==> flow/design.v <==
module divider(
    input logic [15:0]  dividend,
    output logic [15:0] quotient,
    output logic [15:0] remainder
);
    localparam logic[15:0] MAGIC = 16'h000047AF;
    logic [31:0]           temp;
    logic [31:0]           q;
    logic [15:0]           diff, t;
    assign temp = MAGIC * dividend[14:0];
    assign q = temp[31:16];
    assign diff = (dividend[14:0] - q) >> 1;
    assign t = diff + q;
    assign quotient = t >> 6;
    assign remainder[14:0] = dividend[14:0] - ((quotient << 6) + (quotient << 5) + (quotient << 2));
    assign remainder[15] = dividend[15];
endmodule
module input_circuit(
    input logic clk,
    input logic rst_n,
    input logic init_i,
    input logic stop_i,
    input logic [15:0] data_i,
    input logic valid_1,
    output logic ready_1,
    output logic [15:0] data_o,
    output logic valid_2,
    input  logic ready_2,
    output logic[15:0] total_num_turns_o
);
    logic[15:0] skid_buffer;
    logic       skid_buffer_empty;
    logic       r_init;
    logic       t1_done, t2_done;
    assign t1_done = ready_1 && valid_1;
    assign t2_done = ready_2 && valid_2;
    always_ff @(posedge clk) begin
        if(!rst_n) begin
            ready_1 <= 0;
        end
        else begin
            if(r_init)
              ready_1 <= !t1_done;
            else begin
                if(!stop_i) begin
                    if(skid_buffer_empty) begin
                        if((!valid_2) || t2_done)
                          ready_1 <= 1;
                        else ready_1 <= 0;
                    end else ready_1 <= 0;
                end
                else
                    ready_1 <= 0;
            end
        end
    end
    always_ff @(posedge clk) begin
        if(!rst_n) begin
            valid_2 <= 0;
        end
        else begin
            if(r_init)
              valid_2 <= 0;
            else begin
                if(t2_done) begin
                    if(skid_buffer_empty) begin
                        if(t1_done) begin
                            data_o <= data_i;
                            valid_2 <= 1;
                        end
                        else begin
                            valid_2 <= 0;
                        end
                    end
                    else begin
                        data_o <= skid_buffer;
                        valid_2 <= 1;
                    end
                end
                else if(!valid_2) begin
                    if(t1_done) begin
                        data_o <= data_i;
                        valid_2 <= 1;
                    end
                end
            end
        end
    end
    always_ff @(posedge clk) begin
        if(!rst_n) begin
            r_init <= 0;
            skid_buffer_empty <= 1;
        end
        else begin
            if(r_init) begin
                if(t1_done) begin
                    r_init <= 0;
                    total_num_turns_o <= data_i;
                end
            end
            else begin
                if(init_i)
                    r_init <= 1;
                if(t1_done && valid_2 && !t2_done) begin
                    skid_buffer <= data_i;
                    skid_buffer_empty <= 0;
                end
                else if(!t1_done && t2_done && !skid_buffer_empty) begin
                    skid_buffer_empty <= 1;
                end
            end
        end
    end
endmodule
module dial_solver(
        input logic [15:0] val,
        input logic        valid_i,
        input logic        clk,
        input logic        rst_n,
        input logic [15:0] full_turns,
        output logic       ready,
        output logic       valid,
        output logic [31:0] password
);
    logic signed[31:0] dial;
    logic signed[31:0] old_dial;
    logic [15:0] rval;
    typedef enum logic {
        LEFT = 0,
        RIGHT = 1
    } turn_t;
    typedef enum logic[2:0]{
        IDLE,
        READY,
        CHECK_TURN,
        R_END,
        L_END
    }state_t;
    logic turn;
    state_t state;
    assign turn = rval[15];
    always_ff @(posedge clk) begin
        if(!rst_n) begin
            ready <= 0;
            password <= 0;
            dial <= 50;
            state <= IDLE;
        end
        else begin
            unique case(state)
                IDLE: begin
                    ready <= 1;
                    state <= READY;
                end
                READY: begin
                    if(valid_i) begin
                      old_dial <= dial;
                      password <= password + full_turns;
                      rval <= val;
                      state <= CHECK_TURN;
                      ready <= 0;
                    end
                end
                CHECK_TURN: begin
                    if(turn == RIGHT) begin
                      dial <= dial + rval[14:0];
                      state <= R_END;
                    end
                    else begin
                      dial <= dial - rval[14:0];
                      state <= L_END;
                    end
                end
                R_END: begin
                    if(dial > 99) begin
                        dial <= dial - 100;
                        password <= password + 1;
                    end
                    state <= READY;
                    ready <= 1;
                end
                L_END: begin
                    if(dial < 0) begin
                      dial <= dial + 100;
                    end
                    if((dial < 0 || dial == 0) && old_dial != 0)
                        password <= password + 1;
                    state <= READY;
                    ready <= 1;
                end
            endcase
        end
    end
endmodule
module top(input logic [15:0]  data_i,
           input logic         valid_i,
           input logic         clk,
           input logic         rst_n,
           output logic        ready_o,
           output logic valid_o,
           output logic [31:0] password_o);
    logic [15:0] dividend;
    logic [15:0] quotient;
    logic [15:0] remainder;
    logic        init;
    logic        stop;
    logic [31:0] turns;
    logic        ready1;
    logic        valid2, ready2;
    logic        valid3;
    logic [15:0] cnt;
    logic [15:0] total_num_turns;
    typedef enum logic[2:0] {
        IDLE,
        CHECK_TOTAL_CNT,
        ACTIVE,
        WAIT1,
        WAIT2,
        DONE
    }state_t;
    state_t state;
    always_ff @(posedge clk) begin
        if(!rst_n) begin
            state <= IDLE;
            valid_o <= 0;
            init <= 1;
            stop <= 1;
            cnt <= 0;
        end
        else begin
            unique case(state)
                IDLE: begin
                    if(valid_i && ready_o) begin
                        init <= 0;
                        state <= CHECK_TOTAL_CNT;
                    end
                end
                CHECK_TOTAL_CNT: begin
                    if(cnt == total_num_turns) begin
                        state <= DONE;
                    end
                    else begin
                        state <= ACTIVE;
                        stop <= 0;
                        init <= 0;
                    end
                end
                ACTIVE:begin
                    if(ready_o && valid_i) begin
                        cnt <= cnt + 1;
                        if(cnt + 1 == total_num_turns) begin
                            state <= WAIT1;
                            stop <= 1;
                        end
                    end
                end
                WAIT1: begin
                    state <= WAIT2;
                end
                WAIT2: begin
                    if(ready2 && !valid2) begin
                        valid_o <= 1;
                        state <= DONE;
                    end
                end
                DONE:begin
                    valid_o <= 0;
                    stop <= 1;
                    init <= 1;
                    state <= IDLE;
                end
            endcase
        end
    end
    input_circuit ic (
        .clk (clk),
        .rst_n (rst_n),
        .data_i (data_i),
        .valid_1 (valid_i),
        .ready_1 (ready_o),
        .data_o (dividend),
        .valid_2 (valid2),
        .ready_2 (ready2),
        .total_num_turns_o (total_num_turns),
        .init_i (init),
        .stop_i (stop));
    divider d(.dividend (dividend),
              .quotient (quotient),
              .remainder (remainder));
    dial_solver ds(.val (remainder),
                  .valid_i (valid2),
                  .clk (clk),
                  .rst_n (rst_n),
                  .ready (ready2),
                  .valid (valid_3),
                  .password (password_o),
                  .full_turns (quotient));
endmodule
# --- From RTL to reports: top ---
# What the tools print for top, step after step.
# Lines are those of the file above, counted from 1.
design:
  top: "top"
  clock_port: "clk"
  cell_library: "sky130hd"
  pvt_corner: "tt_025C_1v80"

# --- Word-level counts ---
# Yosys after proc, flatten, opt, wreduce and memory -nomap, before mapping. Memory bits, and registers merged into a memory's read port (data or address), are not among the register bits. Print and check cells are not counted. Equal cells are merged and count once.
bits:
  elab_cells: 143
  mem_bits_ro: 0
  ff_bits: 190
  input_bits: 19
  latchBits: 0
  ram_bits: 0
  memories: 0
  clocked_rd_ports_x_width: 0
  output_inout_bits: 34
op_classes:
  bitwise: 2
  eq_ne: 21
  reduce_and_logical: 43
  n_mul: 1
  shifts: 0
  add_sub_neg: 12
  div: 0
  mux: 44
  cmp: 2
ops:
  columns: ["operator", "count"]
  rows:
  - ["multiplier 15 x 15 -> 30 bit with constant A", 1]
  - ["parallel mux 32 bit (select 3 bit)", 2]
  - ["two-way mux 32 bit", 6]
  - ["two-way mux 16 bit", 4]
  - ["adder 32 x 1 -> 32 bit with constant B", 1]
  - ["< comparator 32 x 1 -> 1 bit with constant B", 1]
  - ["adder 32 x 10 -> 32 bit", 1]
  - ["adder 32 x 15 -> 32 bit", 1]
  - ["subtractor 32 x 15 -> 32 bit", 1]
  - ["adder 32 x 8 -> 32 bit with constant B", 1]
  - ["subtractor 32 x 8 -> 32 bit with constant B", 1]
  - ["greater-than comparator 32 x 8 -> 1 bit with constant B", 1]
  - ["zero test 32 bit", 1]
  - ["nonzero test 32 bit", 1]
  - ["two-way mux 3 bit", 7]
  - ["two-way mux 1 bit", 19]
  - ["AND reduction 3 bit", 6]
  - ["parallel mux 3 bit (select 6 bit)", 1]
  - ["subtractor 15 x 16 -> 17 bit", 1]
  - ["adder 16 x 1 -> 17 bit with constant B", 1]
  - ["equality test 17 x 16 -> 1 bit", 1]
  - ["adder 16 x 14 -> 16 bit", 1]
  - ["equality test 16 bit", 1]
  - ["adder 15 x 12 -> 15 bit", 1]
  - ["adder 15 bit", 1]
  - ["subtractor 15 bit", 1]
  - ["nonzero test 3 bit", 5]
  - ["equality test 3 x 2 -> 1 bit with constant B", 4]
# Other operator kinds: 19; their cells: 52.

# --- Longest topological paths ---
# Longest topological path by Yosys (ltp), each cell counted once; first at word level (registers and memories cut), then after technology mapping (sequential cells cut; the memories' decode and read muxes count).
logic_depth:
  ltp_word: 6
  ABC_AREA: 0
  ltp_mapped: 53
  mapped_depth_nobuf: 52

# --- Netlist ---
# Source: synth_stat.txt of the flow (Yosys; design flattened, memories mapped). It holds for the ABC_AREA given above (unset counts as 0); a run with the other value may have another netlist.
# Totals and module areas in this step are rounded.
by_type:
  columns: ["type", "count", "area_total_um2"]
  rows:
  - ["sky130_fd_sc_hd__edfxtp_1", 96, 2.88E+03]
  - ["sky130_fd_sc_hd__ha_1", 220, 2752.64]
  - ["sky130_fd_sc_hd__dfxtp_1", 99, 1.98E+03]
  - ["sky130_fd_sc_hd__fa_1", 90, 1.8E+03]
  - ["sky130_fd_sc_hd__xnor2_1", 90, 788.256]
  - ["sky130_fd_sc_hd__xor2_1", 85, 744.464]
  - ["sky130_fd_sc_hd__nor2_1", 196, 735.706]
  - ["sky130_fd_sc_hd__inv_1", 188, 705.677]
  - ["sky130_fd_sc_hd__a21oi_1", 139, 695.667]
  - ["sky130_fd_sc_hd__nand2_1", 155, 581.808]
  - ["sky130_fd_sc_hd__o21ai_0", 76, 380.365]
  - ["sky130_fd_sc_hd__a21o_1", 33, 247.738]
  - ["sky130_fd_sc_hd__nor3_1", 46, 230.221]
  - ["sky130_fd_sc_hd__o21a_1", 30, 225.216]
  - ["sky130_fd_sc_hd__nand3_1", 42, 210.202]
  - ["sky130_fd_sc_hd__a31oi_1", 31, 193.936]
  - ["sky130_fd_sc_hd__clkbuf_1", 48, 180.173]
  - ["sky130_fd_sc_hd__and3_1", 24, 150.144]
# Other cell types: 78; their cells: 326.
mapped:
  seqArea_um2: 4865
  buffers: 56
  stdcells: 2014
  flip_flops: 195
  mapped_area_um2: 18150
# The figures by module come from a second, unflattened synthesis with its own total; it is not the netlist above.
hier_totals:
  cells_unflattened: 2197
  hier_area_um2: 19840
# Rows give one instance, submodules left out.
modules:
  columns: ["mod", "instances", "mod_area_um2", "cells", "mod_seq_area_um2"]
  rows:
  - ["dial_solver", 1, 9153, 1094, 2843]
  - ["divider", 1, 7019, 774, 0.0]
  - ["input_circuit", 1, 1967, 126, 1521]
  - ["top", 1, 1702, 203, 500.5]

# --- Timing after synthesis ---
# Source: OpenSTA report_checks on the synthesized netlist (no wires, ideal clock, input and output delay 20% of the period each), path of least setup slack; recovery checks are left aside. Register names are those of the netlist, which keeps one name where synthesis merged equal registers.
synth_timing:
  kind: "reg2reg"
  startpoint: "register ic.data_o[5]"
  endpoint: "register ds.rval[14]"
  arrival_time_ns: 12.233
  t_first_pin_ns: 0.000
  setup_ns: 0.268
  path_buffers: 1
  driving_pins: 51
  period_ns: 13.0
  setup_slack_ns: 0.499
  required_time_ns: 12.732
  path_delay_ns: 12.501
  synth_period_reached_ns: 12.501
# "path_delay_ns" = arrival - input delay + setup time.
# "driving_pins" counts driving pins, that of a launching flip-flop among them; a cell with two outputs on the path counts twice.
# "synth_period_reached_ns" = period - worst setup slack (recovery checks aside). The figure is calculated, with input and output delays left at 20% of the set period.
# The rows between start and end are the longest chain of elaborated cells between them; the timing report does not say that the signal goes this way. Where chains are equally long, one stands for them.
# A line is the first line of the expression or statement that the cell stems from. Yosys adds cells for indexed reads and writes and turns some case tables into memories.
# A register here has more assigning lines than the two given.
synth_between:
  path_cell_list: "sky130_fd_sc_hd__edfxtp_1 > sky130_fd_sc_hd__buf_1 > sky130_fd_sc_hd__inv_1 > sky130_fd_sc_hd__fa_1 > sky130_fd_sc_hd__fa_1 > sky130_fd_sc_hd__inv_1 > sky130_fd_sc_hd__fa_1 > sky130_fd_sc_hd__fa_1 > sky130_fd_sc_hd__fa_1 > sky130_fd_sc_hd__inv_1 > sky130_fd_sc_hd__fa_1 > sky130_fd_sc_hd__inv_1 > sky130_fd_sc_hd__ha_1 > sky130_fd_sc_hd__a2111oi_0 > sky130_fd_sc_hd__a21bo_2 > sky130_fd_sc_hd__a21o_1 > sky130_fd_sc_hd__a311o_1 > sky130_fd_sc_hd__xnor2_1 > (+15 left out) > sky130_fd_sc_hd__xnor2_1 > sky130_fd_sc_hd__fa_1 > sky130_fd_sc_hd__inv_1 > sky130_fd_sc_hd__fa_1 > sky130_fd_sc_hd__inv_1 > sky130_fd_sc_hd__ha_1 > sky130_fd_sc_hd__o21a_1 > sky130_fd_sc_hd__o21a_1 > sky130_fd_sc_hd__o21ai_0 > sky130_fd_sc_hd__nand2b_1 > sky130_fd_sc_hd__and2_1 > sky130_fd_sc_hd__o21a_1 > sky130_fd_sc_hd__o21a_1 > sky130_fd_sc_hd__o21ai_0 > sky130_fd_sc_hd__nand2b_1 > sky130_fd_sc_hd__a21oi_1 > sky130_fd_sc_hd__xnor2_1 > sky130_fd_sc_hd__xnor3_1"
  elab_chain_cells: 6
  cells_between: 6
  lines_between: 4
  cone_classes: "add/sub: 5; mul: 1"
synth_rtl:
  columns: ["element", "line", "source"]
  rows:
  - ["from (decl)", 26, "output logic [15:0] data_o,"]
  - ["from (assign)", 68, "data_o <= data_i;"]
  - ["from (assign)", 76, "data_o <= skid_buffer;"]
  - ["multiplier 15 x 15 -> 30 bit", 10, "assign temp = MAGIC * dividend[14:0];"]
  - ["subtractor 15 x 16 -> 17 bit", 12, "assign diff = (dividend[14:0] - q) >> 1;"]
  - ["adder 16 x 14 -> 16 bit", 13, "assign t = diff + q;"]
  - ["adder 15 bit", 15, "assign remainder[14:0] = dividend[14:0] - ((quotient << 6) + (quotient << 5) + (quotient << 2));"]
  - ["adder 15 x 12 -> 15 bit", 15, null]
  - ["subtractor 15 bit", 15, null]
  - ["to (assign)", 159, "rval <= val;"]
  - ["to (decl)", 127, "logic [15:0] rval;"]

# --- Timing after layout ---
# Path of least setup slack in the final report of flow run B (OpenROAD, finished layout, wires in). Where an end is a register, its clock arrival counts in the times.
layout_timing:
  kind: "reg2reg"
  startpoint: "register ic.data_o[4]"
  endpoint: "register ds.rval[14]"
  path_buffers: 0
  period_ns: 16.1
  arrival_time_ns: 13.85
  t_first_pin_ns: 0.46
  setup_ns: 0.25
  setup_slack_ns: 2.46
  required_time_ns: 16.31
  driving_pins: 50
# The rows between start and end are the longest chain of elaborated cells between them; the timing report does not say that the signal goes this way. Where chains are equally long, one stands for them.
# A register here has more assigning lines than the two given.
layout_between:
  path_cell_list: "sky130_fd_sc_hd__edfxtp_1 > sky130_fd_sc_hd__inv_1 > sky130_fd_sc_hd__fa_1 > sky130_fd_sc_hd__fa_1 > sky130_fd_sc_hd__inv_1 > sky130_fd_sc_hd__fa_1 > sky130_fd_sc_hd__fa_1 > sky130_fd_sc_hd__fa_1 > sky130_fd_sc_hd__inv_1 > sky130_fd_sc_hd__fa_1 > sky130_fd_sc_hd__inv_1 > sky130_fd_sc_hd__ha_1 > sky130_fd_sc_hd__a2111oi_0 > sky130_fd_sc_hd__a21bo_2 > sky130_fd_sc_hd__a21o_1 > sky130_fd_sc_hd__a311o_1 > sky130_fd_sc_hd__xnor2_1 > sky130_fd_sc_hd__ha_1 > (+14 left out) > sky130_fd_sc_hd__xnor2_1 > sky130_fd_sc_hd__fa_1 > sky130_fd_sc_hd__inv_1 > sky130_fd_sc_hd__fa_1 > sky130_fd_sc_hd__inv_1 > sky130_fd_sc_hd__ha_1 > sky130_fd_sc_hd__o21a_1 > sky130_fd_sc_hd__o21a_1 > sky130_fd_sc_hd__o21ai_0 > sky130_fd_sc_hd__nand2b_1 > sky130_fd_sc_hd__and2_1 > sky130_fd_sc_hd__o21a_1 > sky130_fd_sc_hd__o21a_1 > sky130_fd_sc_hd__o21ai_0 > sky130_fd_sc_hd__nand2b_1 > sky130_fd_sc_hd__a21oi_1 > sky130_fd_sc_hd__xnor2_1 > sky130_fd_sc_hd__xnor3_1"
  elab_chain_cells: 6
  cells_between: 6
  lines_between: 4
  cone_classes: "add/sub: 5; mul: 1"
layout_rtl:
  columns: ["element", "line", "source"]
  rows:
  - ["from (decl)", 26, "output logic [15:0] data_o,"]
  - ["from (assign)", 68, "data_o <= data_i;"]
  - ["from (assign)", 76, "data_o <= skid_buffer;"]
  - ["multiplier 15 x 15 -> 30 bit", 10, "assign temp = MAGIC * dividend[14:0];"]
  - ["subtractor 15 x 16 -> 17 bit", 12, "assign diff = (dividend[14:0] - q) >> 1;"]
  - ["adder 16 x 14 -> 16 bit", 13, "assign t = diff + q;"]
  - ["adder 15 bit", 15, "assign remainder[14:0] = dividend[14:0] - ((quotient << 6) + (quotient << 5) + (quotient << 2));"]
  - ["adder 15 x 12 -> 15 bit", 15, null]
  - ["subtractor 15 bit", 15, null]
  - ["to (assign)", 159, "rval <= val;"]
  - ["to (decl)", 127, "logic [15:0] rval;"]

==> results <==
Settings and measured results of 2 stored flow runs for module top (sky130hd), not sorted in any way. The constraints put input and output delay at 20% of the set period each and load the outputs with 0.01 pF.
"timing.achieved_period_ns": clock period set for the run, less the worst setup slack. It is reckoned from that one timing run; input and output delays stay at 20% of the period that was set.
"worst_path_time_ns": the worst setup path's part of the clock period (all of it between registers, 20% less for each end at a port) less its slack. A launch clock that arrives late makes it longer, a capture clock that arrives late makes it shorter.
The results are shown rounded.

--- flow run A ---
==> flow/run.sh <==
#!/bin/bash
# the make line also repeats the synthesis and layout settings of config.mk as NAME=value (left out here)
make -C /OpenROAD-flow-scripts/flow DESIGN_CONFIG=/design/flow/config.mk WORK_HOME=/design/flow/orfs CLKGATE_MAP_FILE= finish
==> flow/config.mk <==
export PLATFORM = sky130hd
export DESIGN_NAME = top
export DESIGN_NICKNAME = top
export VERILOG_FILES = /design/flow/design.v
export SDC_FILE = /design/flow/constraint.sdc
export NUM_CORES = 4
export LEC_CHECK = 0
export ABC_AREA = 1
export CAP_MARGIN = 15
export CELL_PAD_IN_SITES_GLOBAL_PLACEMENT = 1
export CORE_MARGIN = 9
export CORE_UTILIZATION = 66
export GPL_TIMING_DRIVEN = 1
export PLACE_DENSITY = 0.54
export SETUP_SLACK_MARGIN = -1.84
export SLEW_MARGIN = 20
==> flow/constraint.sdc <==
create_clock -name core_clock -period 19.2 [get_ports {clk}]
set_input_delay 3.8400 -clock core_clock [delete_from_list [all_inputs] [get_ports {clk}]]
set_output_delay 3.8400 -clock core_clock [all_outputs]
set_load 0.01 [all_outputs]

==> results, as YAML <==
outcome: "no results, placement failed with GPL-0301"

--- flow run B ---
==> flow/run.sh <==
#!/bin/bash
# the make line also repeats the synthesis and layout settings of config.mk as NAME=value (left out here)
make -C /OpenROAD-flow-scripts/flow DESIGN_CONFIG=/design/flow/config.mk WORK_HOME=/design/flow/orfs CLKGATE_MAP_FILE= finish
==> flow/config.mk <==
export PLATFORM = sky130hd
export DESIGN_NAME = top
export DESIGN_NICKNAME = top
export VERILOG_FILES = /design/flow/design.v
export SDC_FILE = /design/flow/constraint.sdc
export NUM_CORES = 4
export LEC_CHECK = 0
export CAP_MARGIN = 5
export CORE_MARGIN = 2
export CORE_UTILIZATION = 46
export CTS_CLUSTER_DIAMETER = 278
export CTS_CLUSTER_SIZE = 11
export MAX_ROUTING_LAYER = met4
export PLACE_DENSITY = 0.57
export SLEW_MARGIN = 30
export TNS_END_PERCENT = 95
==> flow/constraint.sdc <==
create_clock -name core_clock -period 16.1 [get_ports {clk}]
set_input_delay 3.2200 -clock core_clock [delete_from_list [all_inputs] [get_ports {clk}]]
set_output_delay 3.2200 -clock core_clock [all_outputs]
set_load 0.01 [all_outputs]

==> results, as YAML <==
results:
  post_synth_area_um2: 18150
  worst_path_time_ns: 13.64
  path_kind: "reg2reg"
  final_hold_ws_ns: 0.444
  die_um2: 41060
  setup_tns_ns: 0.000
  finalCellArea_um2: 19840
  timing.setup.ws_ns: 2.460
  timing.achieved_period_ns: 13.640
  final_util_pct: 51.1
